==> flow/design.v <==
`default_nettype none
module cordic
( input  var [15:0] i_qph  
, output var [15:0] o_sin  
);
logic [15:0] i_x;
logic [15:0] i_y;
always_comb i_x = i_qph[15] ? 16'h0000 : 16'hDBD9;
always_comb i_y = i_qph[15] ? 16'hDBD9 : 16'h0000;
logic [22:0] cordic_angle [0:18];
always_comb cordic_angle[ 0] = 23'h25C80A;  
always_comb cordic_angle[ 1] = 23'h13F670;  
always_comb cordic_angle[ 2] = 23'h0A2223;  
always_comb cordic_angle[ 3] = 23'h05161A;  
always_comb cordic_angle[ 4] = 23'h028BAF;  
always_comb cordic_angle[ 5] = 23'h0145EC;  
always_comb cordic_angle[ 6] = 23'h00A2F8;  
always_comb cordic_angle[ 7] = 23'h00517C;  
always_comb cordic_angle[ 8] = 23'h0028BE;  
always_comb cordic_angle[ 9] = 23'h00145F;  
always_comb cordic_angle[10] = 23'h000A2F;  
always_comb cordic_angle[11] = 23'h000517;  
always_comb cordic_angle[12] = 23'h00028B;  
always_comb cordic_angle[13] = 23'h000145;  
always_comb cordic_angle[14] = 23'h0000A2;  
always_comb cordic_angle[15] = 23'h000051;  
always_comb cordic_angle[16] = 23'h000028;  
always_comb cordic_angle[17] = 23'h000014;  
always_comb cordic_angle[18] = 23'h00000A;  
/*verilator lint_off UNOPTFLAT*/
logic [18:0] x [0:19];
logic [18:0] y [0:19];
logic [22:0] p [0:19];
/*verilator lint_on UNOPTFLAT*/
always_comb x[0] = {1'b0, i_x, {2{1'b0}}};
always_comb y[0] = {1'b0, i_y, {2{1'b0}}};
always_comb p[0] = {i_qph, {7{1'b0}}};
/*verilator lint_off ALWCOMBORDER*/
for (genvar i = 0; i < 19; i = i + 1) begin: l_cordic_steps
  always_comb
    if (p[i][22]) begin
      x[i+1] = x[i] + (y[i] >>> (i+1));
      y[i+1] = y[i] - (x[i] >>> (i+1));
      p[i+1] = p[i] + cordic_angle[i];
    end else begin
      x[i+1] = x[i] - (y[i] >>> (i+1));
      y[i+1] = y[i] + (x[i] >>> (i+1));
      p[i+1] = p[i] - cordic_angle[i];
    end
end
/*verilator lint_on ALWCOMBORDER*/
always_comb
  if (i_qph > 16'd65508)   o_sin = 16'hFFFE;
  else if (i_qph < 16'd32) o_sin = i_qph + (i_qph >> 1);
  else                     o_sin = y[19][17:2];
endmodule
`default_nettype none
module saw2sin
( input  var        i_clk
, input  var [15:0] i_saw
, output var [15:0] o_sin
);
logic invert;
always_comb invert = i_saw[15];
logic reverse;
always_comb reverse = i_saw[14];
logic [15:0] qsaw;
always_comb qsaw = reverse
  ? {~i_saw[13:0], 2'b11}  
  : {i_saw[13:0], 2'b01};  
logic [15:0] qsin;
cordic cordic
( .i_qph (qsaw)
, .o_sin (qsin)
);
logic [16:0] sin;
always_ff @(posedge i_clk) sin <= reverse
  ? (invert ? ~{1'b1, qsin[15:0]}           
            : {1'b1, qsin[15:0]} + 17'd1)   
  : (invert ? ~{1'b1, qsin[15:0]} + 17'd2   
            : {1'b1, qsin[15:0]} + 17'd0);  
always_comb o_sin = sin[16:1];
endmodule
* Reports on saw2sin
Each step is given for the RTL above and for the edited RTL.
"before" refers to lines of the RTL above, "after" to lines of the edited file.
"difference" is "after" less "before", of the values as shown.
Operators carry their Yosys type and port widths (W data, S select, Z words).
Cell names lack the library's common part.
The mark -- stands for no value.
- Top :: saw2sin
- Clock input :: i_clk
- Library :: sky130hd
- Timing corner :: tt_025C_1v80

* Diff
The edit as a unified diff against the file above.
A script made this edit. It changes what the design does and was not meant as an optimisation.
#+begin_src diff
@@ -70,8 +70,11 @@
   : {i_saw[13:0], 2'b01};  
 logic [15:0] qsin;
+wire [15:0] qsin_m, qsin_s;
 cordic cordic
 ( .i_qph (qsaw)
-, .o_sin (qsin)
+, .o_sin (qsin_m)
 );
+cordic cordic_x (.i_qph(~qsaw), .o_sin(qsin_s));
+assign qsin = qsin_m ^ qsin_s;
 logic [16:0] sin;
 always_ff @(posedge i_clk) sin <= reverse
#+end_src

* Elaborated design
Source: Yosys, flattened and elaborated. Widths are those after wreduce; folded enables and synchronous resets count as part of the registers. Registers that Yosys merges into a memory's read port (data or address) are not register bits. Print and check cells do not count. Equal cells are merged and count once.
** Storage and ports
- register bits after elaboration :: before 17, after 17, difference 0
- input bits :: before 17, after 17, difference 0
- output and inout port bits :: before 16, after 16, difference 0
** Operators by class
- add/subtract/negate cells :: before 107, after 212, difference +105
- order comparisons :: before 2, after 4, difference +2
- mux-type cells :: before 60, after 116, difference +56
- bitwise gates (word level) :: before 2, after 4, difference +2
** Operators by type and width
- $mux W19 :: before 33, after 66, difference +33
- $mux W23 :: before 17, after 34, difference +17
- $mux W16 :: before 5, after 9, difference +4
- $add A18 B17 Y19 :: before 2, after 4, difference +2
- $add A19 B10 Y19 :: before 2, after 4, difference +2
- $add A19 B11 Y19 :: before 2, after 4, difference +2
- $add A19 B12 Y19 :: before 2, after 4, difference +2
- $add A19 B13 Y19 :: before 2, after 4, difference +2
- $add A19 B14 Y19 :: before 2, after 4, difference +2
- $add A19 B15 Y19 :: before 2, after 4, difference +2
- $add A19 B16 Y19 :: before 2, after 4, difference +2
- $add A19 B17 Y19 :: before 2, after 4, difference +2
- $add A19 B3 Y19 :: before 2, after 4, difference +2
- $add A19 B4 Y19 :: before 2, after 4, difference +2
- $add A19 B5 Y19 :: before 2, after 4, difference +2
- $add A19 B6 Y19 :: before 2, after 4, difference +2
- $add A19 B7 Y19 :: before 2, after 4, difference +2
- $add A19 B8 Y19 :: before 2, after 4, difference +2
- $add A19 B9 Y19 :: before 2, after 4, difference +2
- $mux W18 :: before 2, after 4, difference +2
- $sub A18 B17 Y19 :: before 2, after 4, difference +2
- $sub A19 B10 Y19 :: before 2, after 4, difference +2
- $sub A19 B11 Y19 :: before 2, after 4, difference +2
- $sub A19 B12 Y19 :: before 2, after 4, difference +2
- $sub A19 B13 Y19 :: before 2, after 4, difference +2
- $sub A19 B14 Y19 :: before 2, after 4, difference +2
- $sub A19 B15 Y19 :: before 2, after 4, difference +2
- $sub A19 B16 Y19 :: before 2, after 4, difference +2
Not every row of either side is listed.

* Logic depth
Longest topological path by Yosys (ltp), each cell counted once; first at word level (registers and memories cut), then after technology mapping (sequential cells cut; the memories' decode and read muxes count).
** Logic depth
- depth in word-level cells :: before 45, after 47, difference +2
- ABC_AREA :: before 0, after 0
- gate-level depth with buffers :: before 347, after 351, difference +4
- depth with buffers taken out :: before 320, after 334, difference +14

* Synthesis result
The flow's flattened synthesis, as Yosys stat reports it; memories are mapped. The netlist is that of the ABC_AREA named above (0 if unset); the other value can give another one.
** Mapped netlist
- cells in the netlist :: before 6061, after 11353, difference +5292
- chip area (Yosys) (µm²) :: before 44136.1, after 83543.9, difference +39407.8
- sequential area (µm²) :: before 320.3, after 320.3, difference 0.0
- mapped flip-flops :: before 16, after 16, difference 0
** Cell types
- ha_1 :: before 933, after 1861, difference +928
- a21oi_1 :: before 639, after 1278, difference +639
- xnor2_1 :: before 624, after 1179, difference +555
- inv_1 :: before 577, after 1126, difference +549
- nor2_1 :: before 473, after 842, difference +369
- xor2_1 :: before 287, after 627, difference +340
- o21ai_0 :: before 346, after 660, difference +314
- o21bai_1 :: before 281, after 567, difference +286
- a21o_1 :: before 262, after 525, difference +263
- nand2_1 :: before 291, after 511, difference +220
- nor3_1 :: before 112, after 187, difference +75
- nand2b_1 :: before 110, after 181, difference +71
- nor2b_1 :: before 90, after 152, difference +62
- o21a_1 :: before 61, after 121, difference +60
- a21boi_0 :: before 53, after 111, difference +58
- fa_1 :: before 35, after 71, difference +36
- clkbuf_1 :: before 59, after 90, difference +31
- or3_1 :: before 36, after 66, difference +30
Not every row of either side is listed.
By module: a second synthesis without flattening, with its own total; a netlist apart from the flattened one above.
** Second synthesis, totals
- cell total of the unflattened synthesis :: before 5877, after 11917, difference +6040
- area total of the unflattened synthesis (µm²) :: before 43013.8, after 87211.1, difference +44197.3
Rows give one instance, submodules left out.
** By module, before
- cordic :: times used 1, cells 5755, area 41916.5 µm²
- saw2sin :: times used 1, cells 122, area 1097.3 µm²
** By module, after
- cordic :: times used 2, cells 5882, area 42995.0 µm²
- saw2sin :: times used 1, cells 153, area 1221.2 µm²

* Timing after synthesis
Source: OpenSTA report_checks on the synthesized netlist (no wires, ideal clock, input and output delay 20% of the period each), path of least setup slack; recovery checks are left aside. Register names are those of the netlist, which keeps one name where synthesis merged equal registers.
** Timing path after synthesis
- kind :: before input port to flip-flop, after input port to flip-flop
- start :: before in i_saw[13], after in i_saw[14]
- end :: before reg sin[16], after reg sin[15]
- period (ps) :: before 70000, after 70000, difference 0
- time at the first pin (ps) :: before 14000, after 14000, difference 0
- data arrival time (ps) :: before 73189, after 77431, difference +4242
- required time (ps) :: before 69941, after 69928, difference -13
- slack (ps) :: before -3248, after -7502, difference -4254
- path delay (ps) :: before 59248, after 63503, difference +4255
- driving pins on the path :: before 336, after 347, difference +11
- buffers on the path :: before 31, after 22, difference -9
- synthesis period reached (ps) :: before 73248, after 77502, difference +4254
"path delay" is the arrival time less input delay plus setup time.
"driving pins on the path" counts driving pins, that of a launching flip-flop among them; a cell with two outputs on the path counts twice.
"synthesis period reached" is the clock period less the worst setup slack; recovery checks do not enter. This is arithmetic on one report: input and output delays are still those of the set period (20% each).
Between the ends stands the longest chain of elaborated cells between them, by number of cells; it is not shown to be the way that was timed. Of several equally long chains one is given.
Each line given opens the expression or statement behind the cell; cells for indexed reads and writes are added by Yosys, which also makes memories of some case tables.
On the way, after synthesis, before:
- Cell sequence :: buf_4 xnor2_2 buf_4 clkbuf_1 inv_1 ha_1 buf_1 nand3_1 nor4_1 mux2i_1 and2_1 nand2_2 clkinv_2 ha_1 nand4_1 or3_4 a2bb2oi_4 nand2_4 (+300 left out) a21oi_1 nor2b_1 o21ai_0 ha_1 clkbuf_1 a21oi_1 nor2b_1 a2111oi_0 nor2_1 nor2_1 nor2b_1 a31oi_1 inv_1 or4_1 a311oi_2 and3b_1 a41oi_1 and2_1
- Length of the longest elaborated chain :: 45
- Elaborated cells on any way between the ends :: 171
- Classes of those cells :: 107 x add/sub; 2 x compare; 60 x mux; 2 x logic
** RTL lines, path after synthesis, before
- start, declared :: line 60 : , input  var [15:0] i_saw
- $not A14 Y14 :: line 69 : ? {~i_saw[13:0], 2'b11}
- $mux W16 :: line 68 : always_comb qsaw = reverse
- $mux W16 :: line 8 : always_comb i_x = i_qph[15] ? 16'h0000 : 16'hDBD9;
- $sub A18 B17 Y19 :: line 46 : x[i+1] = x[i] - (y[i] >>> (i+1));
- $mux W19 :: line 41 : if (p[i][22]) begin
- $add A19 B17 Y19 :: line 47 : y[i+1] = y[i] + (x[i] >>> (i+1));
- $mux W19 :: line 41
- (+31 left out)
- $mux W18 :: line 41
- $mux W16 :: line 54 : else if (i_qph < 16'd32) o_sin = i_qph + (i_qph >> 1);
- $mux W16 :: line 53 : if (i_qph > 16'd65508)   o_sin = 16'hFFFE;
- $not A17 Y17 :: line 80 : : (invert ? ~{1'b1, qsin[15:0]} + 17'd2
- $add A17 B2 Y17 :: line 80
- $mux W17 :: line 80
- $mux W17 :: line 77 : always_ff @(posedge i_clk) sin <= reverse
- end, assigned :: line 77
- end, declared :: line 76 : logic [16:0] sin;
On the way, after synthesis, after:
- Cell sequence :: buf_6 buf_6 clkbuf_1 clkbuf_1 clkbuf_1 xnor2_1 ha_1 o311ai_1 a31oi_1 nor2_1 nand2_1 inv_2 nor2_1 inv_1 ha_1 o21ai_0 nand2b_1 a21oi_1 (+311 left out) o21ai_0 ha_1 a21o_1 a21o_1 or3_1 o21ai_2 nand3_1 a311o_1 a311o_1 and3_1 a311o_1 or3_1 buf_2 or4b_4 nor4_2 a41oi_1 a31oi_1 xor2_1
- Length of the longest elaborated chain :: 46
- Elaborated cells on any way between the ends :: 335
- Classes of those cells :: 212 x add/sub; 4 x compare; 116 x mux; 3 x logic
** RTL lines, path after synthesis, after
- start, declared :: line 60 : , input  var [15:0] i_saw
- $mux W16 :: line 68 : always_comb qsaw = reverse
- $not A16 Y16 :: line 77 : cordic cordic_x (.i_qph(~qsaw), .o_sin(qsin_s));
- $mux W16 :: line 8 : always_comb i_x = i_qph[15] ? 16'h0000 : 16'hDBD9;
- $sub A18 B17 Y19 :: line 46 : x[i+1] = x[i] - (y[i] >>> (i+1));
- $mux W19 :: line 41 : if (p[i][22]) begin
- $add A19 B17 Y19 :: line 47 : y[i+1] = y[i] + (x[i] >>> (i+1));
- $mux W19 :: line 41
- (+32 left out)
- $mux W16 :: line 54 : else if (i_qph < 16'd32) o_sin = i_qph + (i_qph >> 1);
- $mux W16 :: line 53 : if (i_qph > 16'd65508)   o_sin = 16'hFFFE;
- $xor A16 B16 Y16 :: line 78 : assign qsin = qsin_m ^ qsin_s;
- $not A17 Y17 :: line 83 : : (invert ? ~{1'b1, qsin[15:0]} + 17'd2
- $add A17 B2 Y17 :: line 83
- $mux W17 :: line 83
- $mux W17 :: line 80 : always_ff @(posedge i_clk) sin <= reverse
- end, assigned :: line 80
- end, declared :: line 79 : logic [16:0] sin;

* Timing after layout
Path of least setup slack in the final report of each run of pair 1 (OpenROAD, finished layout, wires in). Where an end is a register, its clock arrival counts in the times.
The path's times are printed in steps of 10 ps; the period is the one set.
** Timing path post-layout
- kind :: before input port to flip-flop, after input port to flip-flop
- start :: before in i_saw[12], after in i_saw[8]
- end :: before reg sin[15], after reg sin[16]
- period (ps) :: before 67600, after 67600, difference 0
- time at the first pin (ps) :: before 13520, after 13520, difference 0
- data arrival time (ps) :: before 64480, after 65060, difference +580
- required time (ps) :: before 67780, after 67740, difference -40
- slack (ps) :: before 3300, after 2690, difference -610
- driving pins on the path :: before 285, after 301, difference +16
- buffers on the path :: before 7, after 8, difference +1
Between the ends stands the longest chain of elaborated cells between them, by number of cells; it is not shown to be the way that was timed. Of several equally long chains one is given.
On the way, post-layout, before:
- Cell sequence :: clkdlybuf4s50_1 xnor2_2 inv_1 ha_1 nand3_2 nor4_2 mux2i_1 and2_4 nand2_4 buf_4 ha_1 o21a_1 nor2_1 nor2_1 o21ai_0 nand2b_1 a21oi_2 o21bai_1 (+249 left out) a31oi_2 xnor2_2 o21ai_4 buf_4 ha_2 nor2b_1 a2111oi_2 nor2_1 nor2_2 nor2b_1 a31oi_2 inv_1 or4_4 a311oi_2 o2111a_1 a41oi_1 a31oi_1 xnor2_1
- Length of the longest elaborated chain :: 43
- Elaborated cells on any way between the ends :: 159
- Classes of those cells :: 99 x add/sub; 2 x compare; 56 x mux; 2 x logic
** RTL lines, path post-layout, before
- start, declared :: line 60 : , input  var [15:0] i_saw
- $not A14 Y14 :: line 69 : ? {~i_saw[13:0], 2'b11}
- $mux W16 :: line 68 : always_comb qsaw = reverse
- $sub A23 B22 Y23 :: line 48 : p[i+1] = p[i] - cordic_angle[i];
- $mux W23 :: line 41 : if (p[i][22]) begin
- $mux W19 :: line 41
- $add A19 B16 Y19 :: line 47 : y[i+1] = y[i] + (x[i] >>> (i+1));
- $mux W19 :: line 41
- (+29 left out)
- $mux W18 :: line 41
- $mux W16 :: line 54 : else if (i_qph < 16'd32) o_sin = i_qph + (i_qph >> 1);
- $mux W16 :: line 53 : if (i_qph > 16'd65508)   o_sin = 16'hFFFE;
- $not A17 Y17 :: line 80 : : (invert ? ~{1'b1, qsin[15:0]} + 17'd2
- $add A17 B2 Y17 :: line 80
- $mux W17 :: line 80
- $mux W17 :: line 77 : always_ff @(posedge i_clk) sin <= reverse
- end, assigned :: line 77
- end, declared :: line 76 : logic [16:0] sin;
On the way, post-layout, after:
- Cell sequence :: clkdlybuf4s50_1 xor2_1 buf_6 ha_4 a211oi_2 nor4b_1 a211o_1 a221o_2 nor2_8 inv_6 ha_1 inv_1 buf_4 or3_1 a211o_1 a31oi_4 inv_4 buf_12 (+265 left out) a21o_1 a21o_1 a21o_1 a21o_1 a21o_1 a21oi_1 nor2b_1 nor2_1 xnor2_1 ha_1 or3_1 a211o_1 a21o_1 a31o_2 xor2_2 buf_4 a31o_2 a21o_1
- Length of the longest elaborated chain :: 45
- Elaborated cells on any way between the ends :: 312
- Classes of those cells :: 196 x add/sub; 4 x compare; 108 x mux; 4 x logic
** RTL lines, path post-layout, after
- start, declared :: line 60 : , input  var [15:0] i_saw
- $not A14 Y14 :: line 69 : ? {~i_saw[13:0], 2'b11}
- $mux W16 :: line 68 : always_comb qsaw = reverse
- $not A16 Y16 :: line 77 : cordic cordic_x (.i_qph(~qsaw), .o_sin(qsin_s));
- $sub A23 B22 Y23 :: line 48 : p[i+1] = p[i] - cordic_angle[i];
- $mux W23 :: line 41 : if (p[i][22]) begin
- $mux W19 :: line 41
- $add A19 B16 Y19 :: line 47 : y[i+1] = y[i] + (x[i] >>> (i+1));
- (+31 left out)
- $mux W16 :: line 54 : else if (i_qph < 16'd32) o_sin = i_qph + (i_qph >> 1);
- $mux W16 :: line 53 : if (i_qph > 16'd65508)   o_sin = 16'hFFFE;
- $xor A16 B16 Y16 :: line 78 : assign qsin = qsin_m ^ qsin_s;
- $not A17 Y17 :: line 83 : : (invert ? ~{1'b1, qsin[15:0]} + 17'd2
- $add A17 B2 Y17 :: line 83
- $mux W17 :: line 83
- $mux W17 :: line 80 : always_ff @(posedge i_clk) sin <= reverse
- end, assigned :: line 80
- end, declared :: line 79 : logic [16:0] sin;

* Measured runs
Both versions went through the flow (Yosys, OpenROAD) with the same settings in each pair. Constraints: input delay and output delay 20% of the set period each, output load 0.01 pF.
Flow settings, pair 1:
- CORE_UTILIZATION :: 40
- period_ns :: 67.6
- CAP_MARGIN :: 20
- CORE_MARGIN :: 2
- SLEW_MARGIN :: 20
** Measured results, pair 1
- post-synthesis cell area (µm²) :: before 44136.1, after 83543.9, difference +39407.8
- full die area (µm²) :: before 113014.0, after 212530.0, difference +99516.0
- standard-cell area of the final layout (µm²) :: before 50977.6, after 99377.8, difference +48400.2
- post-layout utilization :: before 0.467, after 0.479, difference +0.012
- worst setup slack after layout (ps) :: before 3301, after 2687, difference -614
- total negative slack on setup checks (ps) :: before 0, after 0, difference 0
- smallest hold slack (ps) :: before 13917, after 14083, difference +166
- achieved period (ps) :: before 64299, after 64913, difference +614
Flow settings, pair 2:
- CELL_PAD_IN_SITES_DETAIL_PLACEMENT :: 1
- CELL_PAD_IN_SITES_GLOBAL_PLACEMENT :: 0
- CORE_MARGIN :: 7
- CORE_UTILIZATION :: 30
- CTS_CLUSTER_DIAMETER :: 250
- CTS_CLUSTER_SIZE :: 48
- PLACE_DENSITY_LB_ADDON :: 0.16
- SETUP_SLACK_MARGIN :: 5.0
- SLEW_MARGIN :: 40
- period_ns :: 76.4
- CAP_MARGIN :: 20
** Measured results, pair 2
- post-synthesis cell area (µm²) :: before 44136.1, after 83543.9, difference +39407.8
- full die area (µm²) :: before 158054.0, after 293450.0, difference +135396.0
- standard-cell area of the final layout (µm²) :: before 50768.7, after 96432.5, difference +45663.8
- post-layout utilization :: before 0.348, after 0.348, difference 0.000
- worst setup slack after layout (ps) :: before 8098, after 7021, difference -1077
- total negative slack on setup checks (ps) :: before 0, after 0, difference 0
- smallest hold slack (ps) :: before 15640, after 15699, difference +59
- achieved period (ps) :: before 68302, after 69379, difference +1077
"achieved period": clock period set for the run, less the worst setup slack. It is reckoned from that one timing run; input and output delays stay at 20% of the period that was set.
